==> flow/design.v <==
module pwmblink(
    input  logic clk,
    input  logic rst,
    output logic RGB_R,
    output logic RGB_B,
    output logic RGB_G
);
    parameter CLKMAX = 12000000;  
    logic [31:0] counter;
    logic [8:0] x;  
    logic [7:0] sharktooth;  
    logic [7:0] red;
    logic [7:0] green;
    logic [7:0] blue;
    always_ff @(posedge clk) begin
        if (rst) begin
            counter <= 0;
            x <= 0;
            sharktooth <= 0;
        end else begin
        if (counter >= CLKMAX/360) begin
            counter <= 0;
            if (x >= 359) begin
                x <= 0;
            end
            else begin
                x <= x + 1;
            end
            end
        else begin
            counter <= counter + 1;
        end
        sharktooth <= sharktooth + 1;
        end
    end
    always_comb begin
        if(x < 60) begin
            green = 255*x/60;
            blue = 0;
            red  = 255;
        end else if (x < 120) begin
            green = 255;
            blue = 0;
            red  = 255 - 255*(x-60)/60;
        end else if (x < 180) begin
            green = 255;
            blue = 255*(x-120)/60;
            red  = 0;
        end else if (x < 240) begin
            green = 255 - 255*(x-180)/60;
            blue = 255;
            red  = 0;
        end else if (x < 300) begin
            green = 0;
            blue = 255;
            red  = 255*(x-240)/60;
        end else begin
            green = 0;
            blue = 255 - 255*(x-300)/60;
            red  = 255;
        end
    end
    assign {RGB_R, RGB_G, RGB_B} = {sharktooth < red, sharktooth < green, sharktooth < blue};
endmodule
Lab notebook: pwmblink

---- From RTL to reports: pwmblink ----
Each step is given for the RTL above and for the edited RTL.
Lines under "before" count in the file above, lines under "after" in the edited file.
"change": "after" minus "before" as printed here.
Cell names lack the library's common part.
The mark -- stands for no value.
inputs
  design top .............................. pwmblink
  clock port .............................. clk
  cell library ............................ sky130hd
  library corner .......................... tt_025C_1v80

---- Diff ----
Unified diff, file above to edited file.
This change comes from a script, not from a designer. No optimisation was intended, and the edited design may behave differently.
begin of diff
@@ -43,5 +43,5 @@
             blue = 0;
             red  = 255 - 255*(x-60)/60;
-        end else if (x < 180) begin
+        end else if (x == 180) begin
             green = 255;
             blue = 255*(x-120)/60;
end of diff

---- Word level ----
Source: Yosys, flattened and elaborated, memories not mapped. Widths are those after wreduce. Registers that Yosys merges into a memory's read port (data or address) are not register bits. Print and check cells do not count. Equal cells are merged and count once.
bit counts
  what                             before  after  change
  register bits                    49      49     0
  bits in latches                  0       0      0
  RAM bits                         0       0      0
  bits in read-only memories       0       0      0
  word width x clocked read ports  0       0      0
  memories                         0       0      0
  input port bits                  2       2      0
  output and inout port bits       3       3      0
  cells after elaboration          52      52     0
cells by class
  what                              before  after  change
  add/sub/neg operators             11      11     0
  multiply operators                6       6      0
  div/mod/pow operators             6       6      0
  magnitude comparators             10      9      -1
  equal/unequal tests               0       1      +1
  shift operators                   0       0      0
  multiplexer cells                 15      15     0
  bitwise logic cells               0       0      0
  reductions and logical operators  1       1      0
operators by type and width
  cell                                                                    before  after  change
  9-bit by 8-bit < comparator with 1-bit output (second input constant)   2       1      -1
  9-bit by 8-bit equality test with 1-bit output (second input constant)  0       1      +1
Operator kinds equal on both sides are left out: 20.

---- Depth ----
Longest topological path by Yosys (ltp), each cell counted once; first at word level (registers and memories cut), then after technology mapping (sequential cells cut; the memories' decode and read muxes count).
logic depth
  what                           before  after  change
  depth after elaboration        10      10     0
  ABC_AREA                       0       0      --
  gate-level depth with buffers  56      56     0
  depth with buffers taken out   47      47     0

---- Synthesis result ----
Source: synth_stat.txt of the flow (Yosys; design flattened, memories mapped). It holds for the ABC_AREA given above (unset counts as 0); a run with the other value may have another netlist.
mapped netlist
  what                               before   after    change
  mapped cells                       2258     2214     -44
  synthesis area (µm²)               18430.2  18252.5  -177.7
  sequential part of the area (µm²)  980.9    980.9    0.0
  flip-flops                         49       49       0
  buffer cells                       66       59       -7
cells by type
  type      before  after  change
  a21oi_1   144     118    -26
  clkbuf_1  45      33     -12
  o21ai_0   93      82     -11
  xnor2_1   92      102    +10
  nor2_1    138     130    -8
  nand3_1   55      63     +8
  o221ai_1  12      4      -8
  nor3b_1   8       0      -8
  nand2_1   125     132    +7
  a22o_1    10      3      -7
  nor2b_1   7       14     +7
  xor2_1    54      48     -6
  a211oi_1  43      37     -6
  nor3_1    34      28     -6
  o21bai_1  11      5      -6
  o211a_1   4       10     +6
  nand4_1   20      15     -5
  and2_1    14      19     +5
Cell types equal on both sides are left out: 18.
The list need not be complete.

---- Timing after synthesis ----
Path of least setup slack by OpenSTA after synthesis, without wires, with an ideal clock, recovery checks aside; 20% of the period is set as input and as output delay. Where synthesis merged equal registers, the netlist keeps one of their names.
path after synthesis
  what                           before             after              change
  kind                           reg-to-output      reg-to-output      --
  start point                    register x[4]      register x[4]      --
  end point                      output port RGB_R  output port RGB_R  --
  period (ps)                    40000              40000              0
  output delay (ps)              8000               8000               0
  time at the first pin (ps)     0                  0                  0
  data arrival time (ps)         13382              12394              -988
  required time (ps)             32000              32000              0
  slack (ps)                     18618              19606              +988
  path delay (ps)                13382              12394              -988
  driving pins on the path       52                 54                 +2
  path buffers                   6                  9                  +3
  synthesis period reached (ps)  21382              20394              -988
"path delay" is the arrival time less input delay plus setup time.
At an output port there is no setup time.
"driving pins on the path" counts driving pins, that of a launching flip-flop among them; a cell with two outputs on the path counts twice.
"synthesis period reached" is the clock period less the worst setup slack; recovery checks do not enter. This is arithmetic on one report: input and output delays are still those of the set period (20% each).
Between the ends stands the longest chain of elaborated cells between them, by number of cells; it is not shown to be the way that was timed. Of several equally long chains one is given.
Each line given opens the expression or statement behind the cell; cells for indexed reads and writes are added by Yosys, which also makes memories of some case tables.
At most two assigning lines are given for a register; there are more.
on the way, after synthesis, before
  cells stage by stage .................... dfxtp_1 -> buf_1 -> inv_1 -> ha_1 -> and2_1 -> o211ai_4 -> clkbuf_1 -> and2_1 -> clkbuf_1 -> inv_1 -> fa_1 -> inv_1 -> fa_1 -> inv_1 -> fa_1 -> inv_1 -> fa_1 -> ha_1 -> [16 not listed] -> xnor2_1 -> a21boi_1 -> o2111a_1 -> buf_4 -> o211ai_1 -> a22o_1 -> a211oi_4 -> nor2b_1 -> a2bb2o_4 -> or3_1 -> buf_2 -> o221a_1 -> ha_1 -> a21o_1 -> a21oi_1 -> nand2_1 -> o31a_1 -> a21oi_1
  length of the longest elaborated chain .. 9
  elaborated cells between the ends (all ways) .. 18
  source lines of those cells ............. 8
  classes of those cells .................. 3 x add/sub; 2 x mul; 2 x div; 6 x compare; 5 x mux
RTL lines, path after synthesis, before
  what                                           RTL line  RTL
  from (decl)                                    10        logic [8:0] x;
  from (assign)                                  18        x <= 0;
  from (assign)                                  27        x <= x + 1;
  9-bit by 8-bit subtractor with 10-bit output   56        red  = 255*(x-240)/60;
  9-bit by 10-bit multiplier with 19-bit output  56
  32-bit by 6-bit divider with 32-bit output     56
  8-bit 2-to-1 mux                               53        end else if (x < 300) begin
  8-bit 2-to-1 mux                               49        end else if (x < 240) begin
  8-bit 2-to-1 mux                               45        end else if (x < 180) begin
  8-bit 2-to-1 mux                               41        end else if (x < 120) begin
  8-bit 2-to-1 mux                               37        if(x < 60) begin
  8-bit < comparator                             63        assign {RGB_R, RGB_G, RGB_B} = {sharktooth < red, sharktooth < green, sharktooth < blue};
  to (decl)                                      4         output logic RGB_R,
on the way, after synthesis, after
  cells stage by stage .................... dfxtp_1 -> buf_2 -> inv_1 -> ha_1 -> nand2_1 -> a221oi_2 -> clkbuf_1 -> nor2b_1 -> clkbuf_1 -> inv_1 -> fa_1 -> inv_1 -> fa_1 -> inv_1 -> fa_1 -> inv_1 -> fa_1 -> ha_1 -> [18 not listed] -> or3_4 -> and2_4 -> buf_6 -> a2111o_1 -> and2_4 -> a311oi_2 -> nor2_1 -> or2_1 -> buf_2 -> mux2_4 -> o41ai_4 -> nor2_1 -> a211oi_1 -> ha_1 -> a21o_1 -> a211o_1 -> a221oi_1 -> o21a_1
  length of the longest elaborated chain .. 9
  elaborated cells between the ends (all ways) .. 18
  source lines of those cells ............. 8
  classes of those cells .................. 3 x add/sub; 2 x mul; 2 x div; 5 x compare; 1 x eq/ne; 5 x mux
RTL lines, path after synthesis, after
  what                                           RTL line  RTL
  from (decl)                                    10        logic [8:0] x;
  from (assign)                                  18        x <= 0;
  from (assign)                                  27        x <= x + 1;
  9-bit by 8-bit subtractor with 10-bit output   56        red  = 255*(x-240)/60;
  9-bit by 10-bit multiplier with 19-bit output  56
  32-bit by 6-bit divider with 32-bit output     56
  8-bit 2-to-1 mux                               53        end else if (x < 300) begin
  8-bit 2-to-1 mux                               49        end else if (x < 240) begin
  8-bit 2-to-1 mux                               45        end else if (x == 180) begin
  8-bit 2-to-1 mux                               41        end else if (x < 120) begin
  8-bit 2-to-1 mux                               37        if(x < 60) begin
  8-bit < comparator                             63        assign {RGB_R, RGB_G, RGB_B} = {sharktooth < red, sharktooth < green, sharktooth < blue};
  to (decl)                                      4         output logic RGB_R,

---- Timing after layout ----
From the final timing report of the runs of pair 1: the path of least setup slack in the routed layout; clock arrival at registers is part of the times.
The report prints the path's times to 10 ps; the period is as set.
path post-layout
  what                        before             after              change
  kind                        reg-to-output      reg-to-output      --
  start point                 register x[4]      register x[3]      --
  end point                   output port RGB_R  output port RGB_B  --
  period (ps)                 24200              24200              0
  output delay (ps)           4840               4840               0
  time at the first pin (ps)  300                310                +10
  data arrival time (ps)      15740              15500              -240
  required time (ps)          19360              19360              0
  slack (ps)                  3620               3860               +240
  driving pins on the path    45                 46                 +1
  path buffers                1                  1                  0
Between the ends stands the longest chain of elaborated cells between them, by number of cells; it is not shown to be the way that was timed. Of several equally long chains one is given.
At most two assigning lines are given for a register; there are more.
on the way, post-layout, before
  cells stage by stage .................... dfxtp_1 -> inv_1 -> ha_1 -> a21o_1 -> a21oi_1 -> xnor2_1 -> inv_1 -> fa_1 -> inv_1 -> fa_1 -> inv_1 -> fa_1 -> inv_1 -> fa_1 -> ha_1 -> or3_1 -> o31ai_1 -> o21ai_1 -> [9 not listed] -> mux2i_2 -> xnor2_1 -> a21boi_1 -> o2111a_1 -> o211ai_1 -> a22o_1 -> a211oi_4 -> nor2b_1 -> a2bb2o_4 -> or3_1 -> o221a_1 -> ha_1 -> a21o_1 -> a21oi_1 -> nand3_1 -> a31o_2 -> a21oi_1 -> clkdlybuf4s50_1
  length of the longest elaborated chain .. 9
  elaborated cells between the ends (all ways) .. 18
  source lines of those cells ............. 8
  classes of those cells .................. 3 x add/sub; 2 x mul; 2 x div; 6 x compare; 5 x mux
RTL lines, path post-layout, before
  what                                           RTL line  RTL
  from (decl)                                    10        logic [8:0] x;
  from (assign)                                  18        x <= 0;
  from (assign)                                  27        x <= x + 1;
  9-bit by 8-bit subtractor with 10-bit output   56        red  = 255*(x-240)/60;
  9-bit by 10-bit multiplier with 19-bit output  56
  32-bit by 6-bit divider with 32-bit output     56
  8-bit 2-to-1 mux                               53        end else if (x < 300) begin
  8-bit 2-to-1 mux                               49        end else if (x < 240) begin
  8-bit 2-to-1 mux                               45        end else if (x < 180) begin
  8-bit 2-to-1 mux                               41        end else if (x < 120) begin
  8-bit 2-to-1 mux                               37        if(x < 60) begin
  8-bit < comparator                             63        assign {RGB_R, RGB_G, RGB_B} = {sharktooth < red, sharktooth < green, sharktooth < blue};
  to (decl)                                      4         output logic RGB_R,
on the way, post-layout, after
  cells stage by stage .................... dfxtp_1 -> inv_1 -> ha_1 -> xnor2_1 -> inv_1 -> fa_1 -> fa_1 -> inv_1 -> ha_1 -> inv_1 -> fa_1 -> inv_1 -> fa_1 -> a211oi_1 -> o211ai_1 -> a211oi_1 -> mux2i_1 -> a211oi_1 -> [10 not listed] -> o211ai_1 -> nand3_1 -> a2111oi_0 -> a21oi_1 -> o32ai_1 -> or2_1 -> o311ai_1 -> a22oi_2 -> o41ai_4 -> nand2_1 -> o211ai_1 -> ha_1 -> a21o_1 -> a2111oi_0 -> and3_1 -> nand3_1 -> nand3_1 -> clkdlybuf4s50_1
  length of the longest elaborated chain .. 10
  elaborated cells between the ends (all ways) .. 18
  source lines of those cells ............. 8
  classes of those cells .................. 3 x add/sub; 2 x mul; 2 x div; 5 x compare; 1 x eq/ne; 5 x mux
RTL lines, path post-layout, after
  what                                           RTL line  RTL
  from (decl)                                    10        logic [8:0] x;
  from (assign)                                  18        x <= 0;
  from (assign)                                  27        x <= x + 1;
  9-bit by 9-bit subtractor with 10-bit output   59        blue = 255 - 255*(x-300)/60;
  9-bit by 10-bit multiplier with 19-bit output  59
  32-bit by 6-bit divider with 32-bit output     59
  8-bit subtractor                               59
  8-bit 2-to-1 mux                               53        end else if (x < 300) begin
  8-bit 2-to-1 mux                               49        end else if (x < 240) begin
  8-bit 2-to-1 mux                               45        end else if (x == 180) begin
  8-bit 2-to-1 mux                               41        end else if (x < 120) begin
  8-bit 2-to-1 mux                               37        if(x < 60) begin
  8-bit < comparator                             63        assign {RGB_R, RGB_G, RGB_B} = {sharktooth < red, sharktooth < green, sharktooth < blue};
  to (decl)                                      5         output logic RGB_B,

---- Measured runs ----
Runs of the flow (Yosys, OpenROAD) on both versions; the two runs of a pair have the same settings. The constraints put input and output delay at 20% of the set period each and load the outputs with 0.01 pF.
flow settings, pair 1
  CORE_UTILIZATION ........................ 40
  period_ns ............................... 24.2
  CAP_MARGIN .............................. 20
  CORE_MARGIN ............................. 2
  SLEW_MARGIN ............................. 20
measured results, pair 1
  what                                    before   after    change
  cell area after synthesis (µm²)         18430.2  18252.5  -177.7
  area inside the die boundary (µm²)      47807.8  47356.3  -451.5
  standard-cell area after routing (µm²)  19299.8  19103.3  -196.5
  setup slack of the worst path (ps)      3621     3862     +241
  post-route setup TNS (ps)               0        0        0
  post-route worst hold slack (ps)        477      484      +7
  power consumption (µW)                  925      956.8    +31.8
  period reached (ps)                     20579    20338    -241
"period reached" means the clock period less the worst setup slack. The figure is calculated, with input and output delays left at 20% of the set period.
"power consumption" is the tool's figure for a default switching activity; nothing was simulated.
